==> flow/design.v <==
/*verilator lint_off UNUSEDSIGNAL*/
/*verilator lint_off MULTITOP*/
/*verilator lint_off WIDTH*//*verilator lint_off LATCH*/
module fadd_sub(
  input logic        clk_i,
  input logic [31:0] operand_a,
  input logic [31:0] operand_b,
  output logic[31:0] result_o
);
  logic [7:0]  a_exponent, b_exponent;             
  logic [7:0]  result_exponent;
  logic [23:0] a_mantissa, b_mantissa;             
  logic [24:0] result_mantissa;
  logic        a_sign, b_sign, result_sign;        
  logic [23:0] tmp_mantissa;
  logic [7:0]  in_e, out_e;
  logic [24:0] in_m, out_m;
  logic [7:0]  diff;
always_ff@(posedge(clk_i))
begin
  a_sign <= operand_a[31];
  b_sign <= operand_b[31];
  if(operand_a[30:23]==0)
    begin
      a_exponent <= (operand_a[22:0] != 0)? 8'b00000001 : 8'b00000000;
      a_mantissa <= {1'b0,operand_a[22:0]};
    end
  else
    begin
      a_exponent <= operand_a[30:23];
      a_mantissa <= {1'b1,operand_a[22:0]};
    end
  if(operand_b[30:23]==0)
    begin
      b_exponent <= (operand_b[22:0] != 0)? 8'b00000001 : 8'b00000000;
      b_mantissa <= {1'b0,operand_b[22:0]};
    end
  else
    begin
      b_exponent <= operand_b[30:23];
      b_mantissa <= {1'b1,operand_b[22:0]};
    end
end
always_comb
begin
  diff         = 8'd0;
  tmp_mantissa = 24'd0;
  if(a_exponent == b_exponent)
    begin
      result_exponent = a_exponent;
      if(a_sign == b_sign)                                                     
        begin
          result_sign           = a_sign;
          result_mantissa       = a_mantissa + b_mantissa;
        end
      else                                                                    
        begin
          if(a_mantissa > b_mantissa)
            begin
              result_sign     = a_sign;
              result_mantissa = a_mantissa - b_mantissa;
            end
          else
            begin
              result_sign     = b_sign;
              result_mantissa = b_mantissa - a_mantissa;
            end
        end
    end
  else                                                                               
    begin
      if(a_exponent > b_exponent)
        begin
          result_sign     = a_sign;
          result_exponent = a_exponent;
          diff            = a_exponent - b_exponent;
          tmp_mantissa    = b_mantissa >> diff;
          if(a_sign == b_sign)
            result_mantissa = a_mantissa + tmp_mantissa;
          else
            result_mantissa = a_mantissa - tmp_mantissa;
        end
      else
        begin
          result_sign      = b_sign;
          result_exponent  = b_exponent;
          diff             = b_exponent - a_exponent;
          tmp_mantissa     = a_mantissa >> diff;
          if(a_sign == b_sign)
            result_mantissa  = b_mantissa + tmp_mantissa;
          else
            result_mantissa  = b_mantissa - tmp_mantissa;
        end
    end
  if(result_mantissa[24]==1)
    begin
      result_exponent = result_exponent + 8'd1;
      result_mantissa = result_mantissa >> 1;
    end
  result_o = {result_sign, result_exponent, result_mantissa[22:0]};
end
endmodule
==> reports on fadd_sub <==
-- Step by step through the tools: fadd_sub
Each step is given for the RTL above and for the edited RTL.
Lines under "unedited" count in the file above, lines under "edited" in the edited file.
"difference": "edited" minus "unedited" as printed here. "relative change": 100 x difference / "unedited".
Operators carry their Yosys type and port widths (W data, S select, Z words).
Library cell names are shortened.
The mark n/a stands for no value.
- design top: fadd_sub
- clock input: clk_i
- standard-cell library: sky130hd
- timing corner: tt_025C_1v80

-- The edit
Unified diff, file above to edited file.
A script made this edit. It changes what the design does and was not meant as an optimisation.
begin of diff
@@ -4,8 +4,10 @@
 module fadd_sub(
   input logic        clk_i,
-  input logic [31:0] operand_a,
+  input logic [31:0] operand_a_pad,
   input logic [31:0] operand_b,
   output logic[31:0] result_o
 );
+  logic [31:0] operand_a;
+  always_ff @(posedge clk_i) operand_a <= operand_a_pad;
   logic [7:0]  a_exponent, b_exponent;             
   logic [7:0]  result_exponent;
end of diff

-- Elaborated design
Source: Yosys, flattened and elaborated, memories not mapped. Widths are those after wreduce; folded enables and synchronous resets count as part of the registers. Registers that Yosys merges into a memory's read port (data or address) are not register bits. Print and check cells do not count. Equal cells are merged and count once.
- bit counts (item ; unedited ; edited ; difference ; relative change (%)):
    flip-flop bits (word level) ; 66 ; 98 ; +32 ; +48.48
- cells by class (item ; unedited ; edited ; difference ; relative change (%)):
    mux-type cells ; 20 ; 20 ; 0 ; 0.00
    $lt $le $gt $ge ; 2 ; 2 ; 0 ; 0.00
    reduce/logical cells ; 4 ; 4 ; 0 ; 0.00
    equal/unequal tests ; 2 ; 2 ; 0 ; 0.00
    add/subtract/negate cells ; 10 ; 10 ; 0 ; 0.00
    shift operators ; 2 ; 2 ; 0 ; 0.00
- operators by type and width (cell ; unedited ; edited ; difference ; relative change (%)):
    $mux W1 ; 6 ; 6 ; 0 ; 0.00
    $mux W25 ; 6 ; 6 ; 0 ; 0.00
    $mux W8 ; 5 ; 5 ; 0 ; 0.00
    $sub A24 B24 Y25 ; 4 ; 4 ; 0 ; 0.00
    $add A24 B24 Y25 ; 3 ; 3 ; 0 ; 0.00
    $logic_not A8 Y1 ; 2 ; 2 ; 0 ; 0.00
    $mux W24 ; 2 ; 2 ; 0 ; 0.00
    $reduce_bool A23 Y1 ; 2 ; 2 ; 0 ; 0.00
    $shr A24 B8 Y24 ; 2 ; 2 ; 0 ; 0.00
    $sub A8 B8 Y8 ; 2 ; 2 ; 0 ; 0.00
    $add A8 B1 Y8 const B ; 1 ; 1 ; 0 ; 0.00
    $eq A1 B1 Y1 ; 1 ; 1 ; 0 ; 0.00
    $eq A8 B8 Y1 ; 1 ; 1 ; 0 ; 0.00
    $gt A24 B24 Y1 ; 1 ; 1 ; 0 ; 0.00
    $gt A8 B8 Y1 ; 1 ; 1 ; 0 ; 0.00
    $mux W23 ; 1 ; 1 ; 0 ; 0.00

-- Logic depth
Depth = most cells in a row (Yosys ltp): at word level without a register or memory, in the mapped netlist without a sequential cell, where the memories' decode and read muxes count.
- depth (item ; unedited ; edited ; difference ; relative change (%)):
    depth after elaboration ; 7 ; 7 ; 0 ; 0.00
    ABC_AREA ; 0 ; 0 ; n/a ; n/a
    gate-level depth with buffers ; 40 ; 38 ; -2 ; -5.00
    mapped depth without buffers ; 34 ; 32 ; -2 ; -5.88

-- Mapped cells and area
Source: synth_stat.txt of the flow (Yosys; design flattened, memories mapped). It holds for the ABC_AREA given above (unset counts as 0); a run with the other value may have another netlist.
- synthesis totals (item ; unedited ; edited ; difference ; relative change (%)):
    flip-flops ; 66 ; 98 ; +32 ; +48.48
    buffer cells ; 83 ; 88 ; +5 ; +6.02
    sequential area (mm^2) ; 0.0013213 ; 0.0019619 ; +0.0006406 ; +48.48
    cell count ; 1402 ; 1403 ; +1 ; +0.07
    chip area (Yosys) (mm^2) ; 0.0104125 ; 0.0109568 ; +0.0005443 ; +5.23
- cell types (type ; unedited ; edited ; difference ; relative change (%)):
    dfxtp_1 ; 66 ; 98 ; +32 ; +48.48
    nand3_1 ; 38 ; 17 ; -21 ; -55.26
    a21oi_1 ; 119 ; 105 ; -14 ; -11.76
    nor2_1 ; 112 ; 98 ; -14 ; -12.50
    inv_1 ; 115 ; 102 ; -13 ; -11.30
    a211oi_1 ; 7 ; 17 ; +10 ; +142.86
    a221oi_1 ; 3 ; 13 ; +10 ; +333.33
    nand2_1 ; 125 ; 134 ; +9 ; +7.20
    a21o_1 ; 26 ; 35 ; +9 ; +34.62
    mux4_2 ; 18 ; 24 ; +6 ; +33.33
    o211ai_1 ; 12 ; 6 ; -6 ; -50.00
    or2_2 ; 10 ; 4 ; -6 ; -60.00
    mux4_1 ; 6 ; 0 ; -6 ; -100.00
    nand4_1 ; 21 ; 16 ; -5 ; -23.81
    o21a_1 ; 17 ; 12 ; -5 ; -29.41
    nand3b_1 ; 1 ; 6 ; +5 ; +500.00
    a21boi_0 ; 7 ; 3 ; -4 ; -57.14
    o32ai_1 ; 4 ; 0 ; -4 ; -100.00
The list need not be complete.

-- Worst setup path after synthesis
Source: OpenSTA report_checks on the synthesized netlist (no wires, ideal clock, input and output delay 20% of the period each), path of least setup slack; recovery checks are left aside. Register names are those of the netlist, which keeps one name where synthesis merged equal registers.
- path post-synthesis (item ; unedited ; edited ; difference ; relative change (%)):
    path kind ; register to output ; register to output ; n/a ; n/a
    start point ; register a_exponent[0] ; register a_exponent[0] ; n/a ; n/a
    end point ; output result_o[30] ; output result_o[29] ; n/a ; n/a
    path delay (ps) ; 7356 ; 7052 ; -304 ; -4.13
    arrival time (ps) ; 7356 ; 7052 ; -304 ; -4.13
    stages on the path ; 37 ; 34 ; -3 ; -8.11
    clock period (ps) ; 12000 ; 12000 ; 0 ; 0.00
    slack (ps) ; 2244 ; 2548 ; +304 ; n/a
    output delay (ps) ; 2400 ; 2400 ; 0 ; 0.00
    period reached after synthesis (ps) ; 9756 ; 9452 ; -304 ; -3.12
"path delay" = arrival - input delay + setup time.
At an output port there is no setup time.
"stages on the path" counts driving pins, that of a launching flip-flop among them; a cell with two outputs on the path counts twice.
"period reached after synthesis" = period - worst setup slack (recovery checks aside). The figure is calculated, with input and output delays left at 20% of the set period.
The rows between start and end are the longest chain of elaborated cells between them; the timing report does not say that the signal goes this way. Where chains are equally long, one stands for them.
A line is the first line of the expression or statement that the cell stems from. Yosys adds cells for indexed reads and writes and turns some case tables into memories.
On the way, post-synthesis, unedited:
- path through: dfxtp_1 -> inv_1 -> ha_1 -> fa_1 -> nand3b_1 -> a21oi_1 -> o21a_4 -> buf_8 -> mux4_1 -> mux2i_2 -> mux2i_1 -> a22oi_1 -> o21ai_0 -> inv_1 -> ha_1 -> inv_1 -> or4_4 -> nor3_4 -> nand2_1 -> or2_2 -> a22oi_1 -> o32ai_1 -> ha_1 -> a21o_1 -> a21oi_1 -> nor2_1 -> a21oi_1 -> o211a_1 -> o31ai_1 -> a21oi_1 -> nand3_1 -> o22ai_1 -> o21bai_1 -> nor3_1 -> buf_4 -> nor4_2 -> xnor2_1
- noted cells in the longest elaborated chain: 7
- elaborated cells on any way between the ends at 18
- RTL lines with such cells: 14
- classes of those cells: add/sub (7); compare (1); eq/ne (1); shift (2); mux (7)
- RTL lines, path post-synthesis, unedited (item ; line ; source):
    start, declared ; 10 ; logic [7:0]  a_exponent, b_exponent;
    start, assigned ; 25 ; a_exponent <= (operand_a[22:0] != 0)? 8'b00000001 : 8'b00000000;
    start, assigned ; 30 ; a_exponent <= operand_a[30:23];
    $sub A8 B8 Y8 ; 87 ; diff             = b_exponent - a_exponent;
    $shr A24 B8 Y24 ; 88 ; tmp_mantissa     = a_mantissa >> diff;
    $sub A24 B24 Y25 ; 92 ; result_mantissa  = b_mantissa - tmp_mantissa;
    $mux W25 ; 89 ; if(a_sign == b_sign)
    $mux W25 ; 72 ; if(a_exponent > b_exponent)
    $mux W25 ; 48 ; if(a_exponent == b_exponent)
    $mux W8 ; 95 ; if(result_mantissa[24]==1)
    end, declared ; 8 ; output logic[31:0] result_o
On the way, post-synthesis, edited:
- path through: dfxtp_1 -> inv_1 -> ha_1 -> fa_1 -> nand3b_1 -> a21oi_1 -> o21a_1 -> buf_6 -> mux4_2 -> mux2i_4 -> nor4_1 -> or2_1 -> and3_1 -> a211oi_1 -> ha_1 -> inv_1 -> nor4_2 -> nand3_2 -> nand2_1 -> xor2_1 -> ha_1 -> a21o_1 -> a21o_1 -> o21ai_0 -> a31oi_1 -> o31a_1 -> nor4_1 -> o31ai_1 -> a21o_1 -> or3_1 -> mux2i_4 -> nor3_4 -> nor4b_2 -> xnor2_1
- noted cells in the longest elaborated chain: 7
- elaborated cells on any way between the ends at 18
- RTL lines with such cells: 14
- classes of those cells: add/sub (7); compare (1); eq/ne (1); shift (2); mux (7)
- RTL lines, path post-synthesis, edited (item ; line ; source):
    start, declared ; 12 ; logic [7:0]  a_exponent, b_exponent;
    start, assigned ; 27 ; a_exponent <= (operand_a[22:0] != 0)? 8'b00000001 : 8'b00000000;
    start, assigned ; 32 ; a_exponent <= operand_a[30:23];
    $sub A8 B8 Y8 ; 89 ; diff             = b_exponent - a_exponent;
    $shr A24 B8 Y24 ; 90 ; tmp_mantissa     = a_mantissa >> diff;
    $sub A24 B24 Y25 ; 94 ; result_mantissa  = b_mantissa - tmp_mantissa;
    $mux W25 ; 91 ; if(a_sign == b_sign)
    $mux W25 ; 74 ; if(a_exponent > b_exponent)
    $mux W25 ; 50 ; if(a_exponent == b_exponent)
    $mux W8 ; 97 ; if(result_mantissa[24]==1)
    end, declared ; 8 ; output logic[31:0] result_o

-- Worst path after layout
Path of least setup slack in the final report of the runs of pair A (OpenROAD, finished layout, wires in). Where an end is a register, its clock arrival counts in the times.
The report prints the path's times to 10 ps; the period is as set.
- path post-layout (item ; unedited ; edited ; difference ; relative change (%)):
    path kind ; register to output ; register to output ; n/a ; n/a
    start point ; register a_exponent[0] ; register a_exponent[0] ; n/a ; n/a
    end point ; output result_o[2] ; output result_o[29] ; n/a ; n/a
    arrival time (ps) ; 8980 ; 8940 ; -40 ; -0.45
    stages on the path ; 34 ; 36 ; +2 ; +5.88
    slack (ps) ; 380 ; 420 ; +40 ; n/a
    output delay (ps) ; 2340 ; 2340 ; 0 ; 0.00
    clock period (ps) ; 11700 ; 11700 ; 0 ; 0.00
The rows between start and end are the longest chain of elaborated cells between them; the timing report does not say that the signal goes this way. Where chains are equally long, one stands for them.
On the way, post-layout, unedited:
- path through: dfxtp_1 -> inv_1 -> ha_1 -> fa_1 -> nand3b_1 -> a21oi_4 -> buf_4 -> o21ai_2 -> buf_4 -> mux2i_1 -> xor2_2 -> buf_4 -> mux2_2 -> o22ai_1 -> or4_1 -> nand4_1 -> or2_2 -> o31ai_1 -> xnor2_1 -> ha_1 -> and3_1 -> o311a_1 -> o31ai_1 -> buf_4 -> o211a_1 -> o31ai_1 -> a21oi_2 -> nand3_1 -> o22ai_1 -> o21bai_2 -> nor3_4 -> buf_12 -> mux2i_1 -> clkdlybuf4s50_1
- noted cells in the longest elaborated chain: 7
- elaborated cells on any way between the ends at 15
- RTL lines with such cells: 13
- classes of those cells: add/sub (6); compare (1); eq/ne (1); shift (2); mux (5)
- RTL lines, path post-layout, unedited (item ; line ; source):
    start, declared ; 10 ; logic [7:0]  a_exponent, b_exponent;
    start, assigned ; 25 ; a_exponent <= (operand_a[22:0] != 0)? 8'b00000001 : 8'b00000000;
    start, assigned ; 30 ; a_exponent <= operand_a[30:23];
    $sub A8 B8 Y8 ; 87 ; diff             = b_exponent - a_exponent;
    $shr A24 B8 Y24 ; 88 ; tmp_mantissa     = a_mantissa >> diff;
    $sub A24 B24 Y25 ; 92 ; result_mantissa  = b_mantissa - tmp_mantissa;
    $mux W25 ; 89 ; if(a_sign == b_sign)
    $mux W25 ; 72 ; if(a_exponent > b_exponent)
    $mux W25 ; 48 ; if(a_exponent == b_exponent)
    $mux W23 ; 95 ; if(result_mantissa[24]==1)
    end, declared ; 8 ; output logic[31:0] result_o
On the way, post-layout, edited:
- path through: dfxtp_1 -> inv_1 -> ha_1 -> fa_1 -> nand3b_1 -> a21oi_4 -> o21a_4 -> mux4_2 -> nand2_1 -> a2111oi_0 -> buf_4 -> or2_1 -> and3_1 -> a211oi_1 -> ha_1 -> inv_1 -> nor4_4 -> nand3_4 -> nand2_1 -> xor2_1 -> ha_1 -> a21o_1 -> a21o_1 -> o21ai_0 -> a31oi_1 -> o31a_1 -> nor4_2 -> o31ai_1 -> a21o_1 -> or3_1 -> mux2i_4 -> nor3_4 -> buf_4 -> nor4b_2 -> xnor2_1 -> clkdlybuf4s50_1
- noted cells in the longest elaborated chain: 7
- elaborated cells on any way between the ends at 18
- RTL lines with such cells: 14
- classes of those cells: add/sub (7); compare (1); eq/ne (1); shift (2); mux (7)
- RTL lines, path post-layout, edited (item ; line ; source):
    start, declared ; 12 ; logic [7:0]  a_exponent, b_exponent;
    start, assigned ; 27 ; a_exponent <= (operand_a[22:0] != 0)? 8'b00000001 : 8'b00000000;
    start, assigned ; 32 ; a_exponent <= operand_a[30:23];
    $sub A8 B8 Y8 ; 89 ; diff             = b_exponent - a_exponent;
    $shr A24 B8 Y24 ; 90 ; tmp_mantissa     = a_mantissa >> diff;
    $sub A24 B24 Y25 ; 94 ; result_mantissa  = b_mantissa - tmp_mantissa;
    $mux W25 ; 91 ; if(a_sign == b_sign)
    $mux W25 ; 74 ; if(a_exponent > b_exponent)
    $mux W25 ; 50 ; if(a_exponent == b_exponent)
    $mux W8 ; 97 ; if(result_mantissa[24]==1)
    end, declared ; 8 ; output logic[31:0] result_o

-- Flow runs
Runs of the flow (Yosys, OpenROAD) on both versions; the two runs of a pair have the same settings. The constraints put input and output delay at 20% of the set period each and load the outputs with 0.01 pF.
Settings, pair A:
- CORE_UTILIZATION at 40
- period_ns: 11.7
- CAP_MARGIN at 20
- CORE_MARGIN: 2
- SLEW_MARGIN: 20
- results, pair A (item ; unedited ; edited ; difference ; relative change (%)):
    mapped cell area after synthesis (mm^2) ; 0.0104125 ; 0.0109568 ; +0.0005443 ; +5.23
    standard-cell area of the final layout (mm^2) ; 0.0121229 ; 0.0125821 ; +0.0004592 ; +3.79
    worst slack on setup checks (ps) ; 378 ; 420 ; +42 ; n/a
    post-route setup TNS (ps) ; 0 ; 0 ; 0 ; n/a
    final design utilization ; 0.469 ; 0.467 ; -0.002 ; n/a
    overall die area (mm^2) ; 0.0273373 ; 0.0287319 ; +0.0013946 ; +5.10
    final worst hold slack (ps) ; 2433 ; 331 ; -2102 ; n/a
Settings, pair B:
- CAP_MARGIN at 25
- noted CELL_PAD_IN_SITES_DETAIL_PLACEMENT: 1
- CELL_PAD_IN_SITES_GLOBAL_PLACEMENT at 0
- CORE_ASPECT_RATIO: 1.34
- CORE_UTILIZATION at 26
- noted GPL_ROUTABILITY_DRIVEN: 0
- GPL_TIMING_DRIVEN at 1
- PLACE_DENSITY_LB_ADDON: 0.1
- period_ns: 7.27
- CORE_MARGIN: 2
- SLEW_MARGIN: 20
- results, pair B (item ; unedited ; edited ; difference ; relative change (%)):
    mapped cell area after synthesis (mm^2) ; 0.0104125 ; 0.0109568 ; +0.0005443 ; +5.23
    standard-cell area of the final layout (mm^2) ; 0.0157701 ; 0.0162368 ; +0.0004667 ; +2.96
    worst slack on setup checks (ps) ; -1851 ; -2019 ; -168 ; n/a
    post-route setup TNS (ps) ; -55763 ; -57100 ; -1337 ; n/a
    final design utilization ; 0.4 ; 0.388 ; -0.012 ; n/a
    overall die area (mm^2) ; 0.0416815 ; 0.0438181 ; +0.0021366 ; +5.13
    final worst hold slack (ps) ; 1532 ; 334 ; -1198 ; n/a
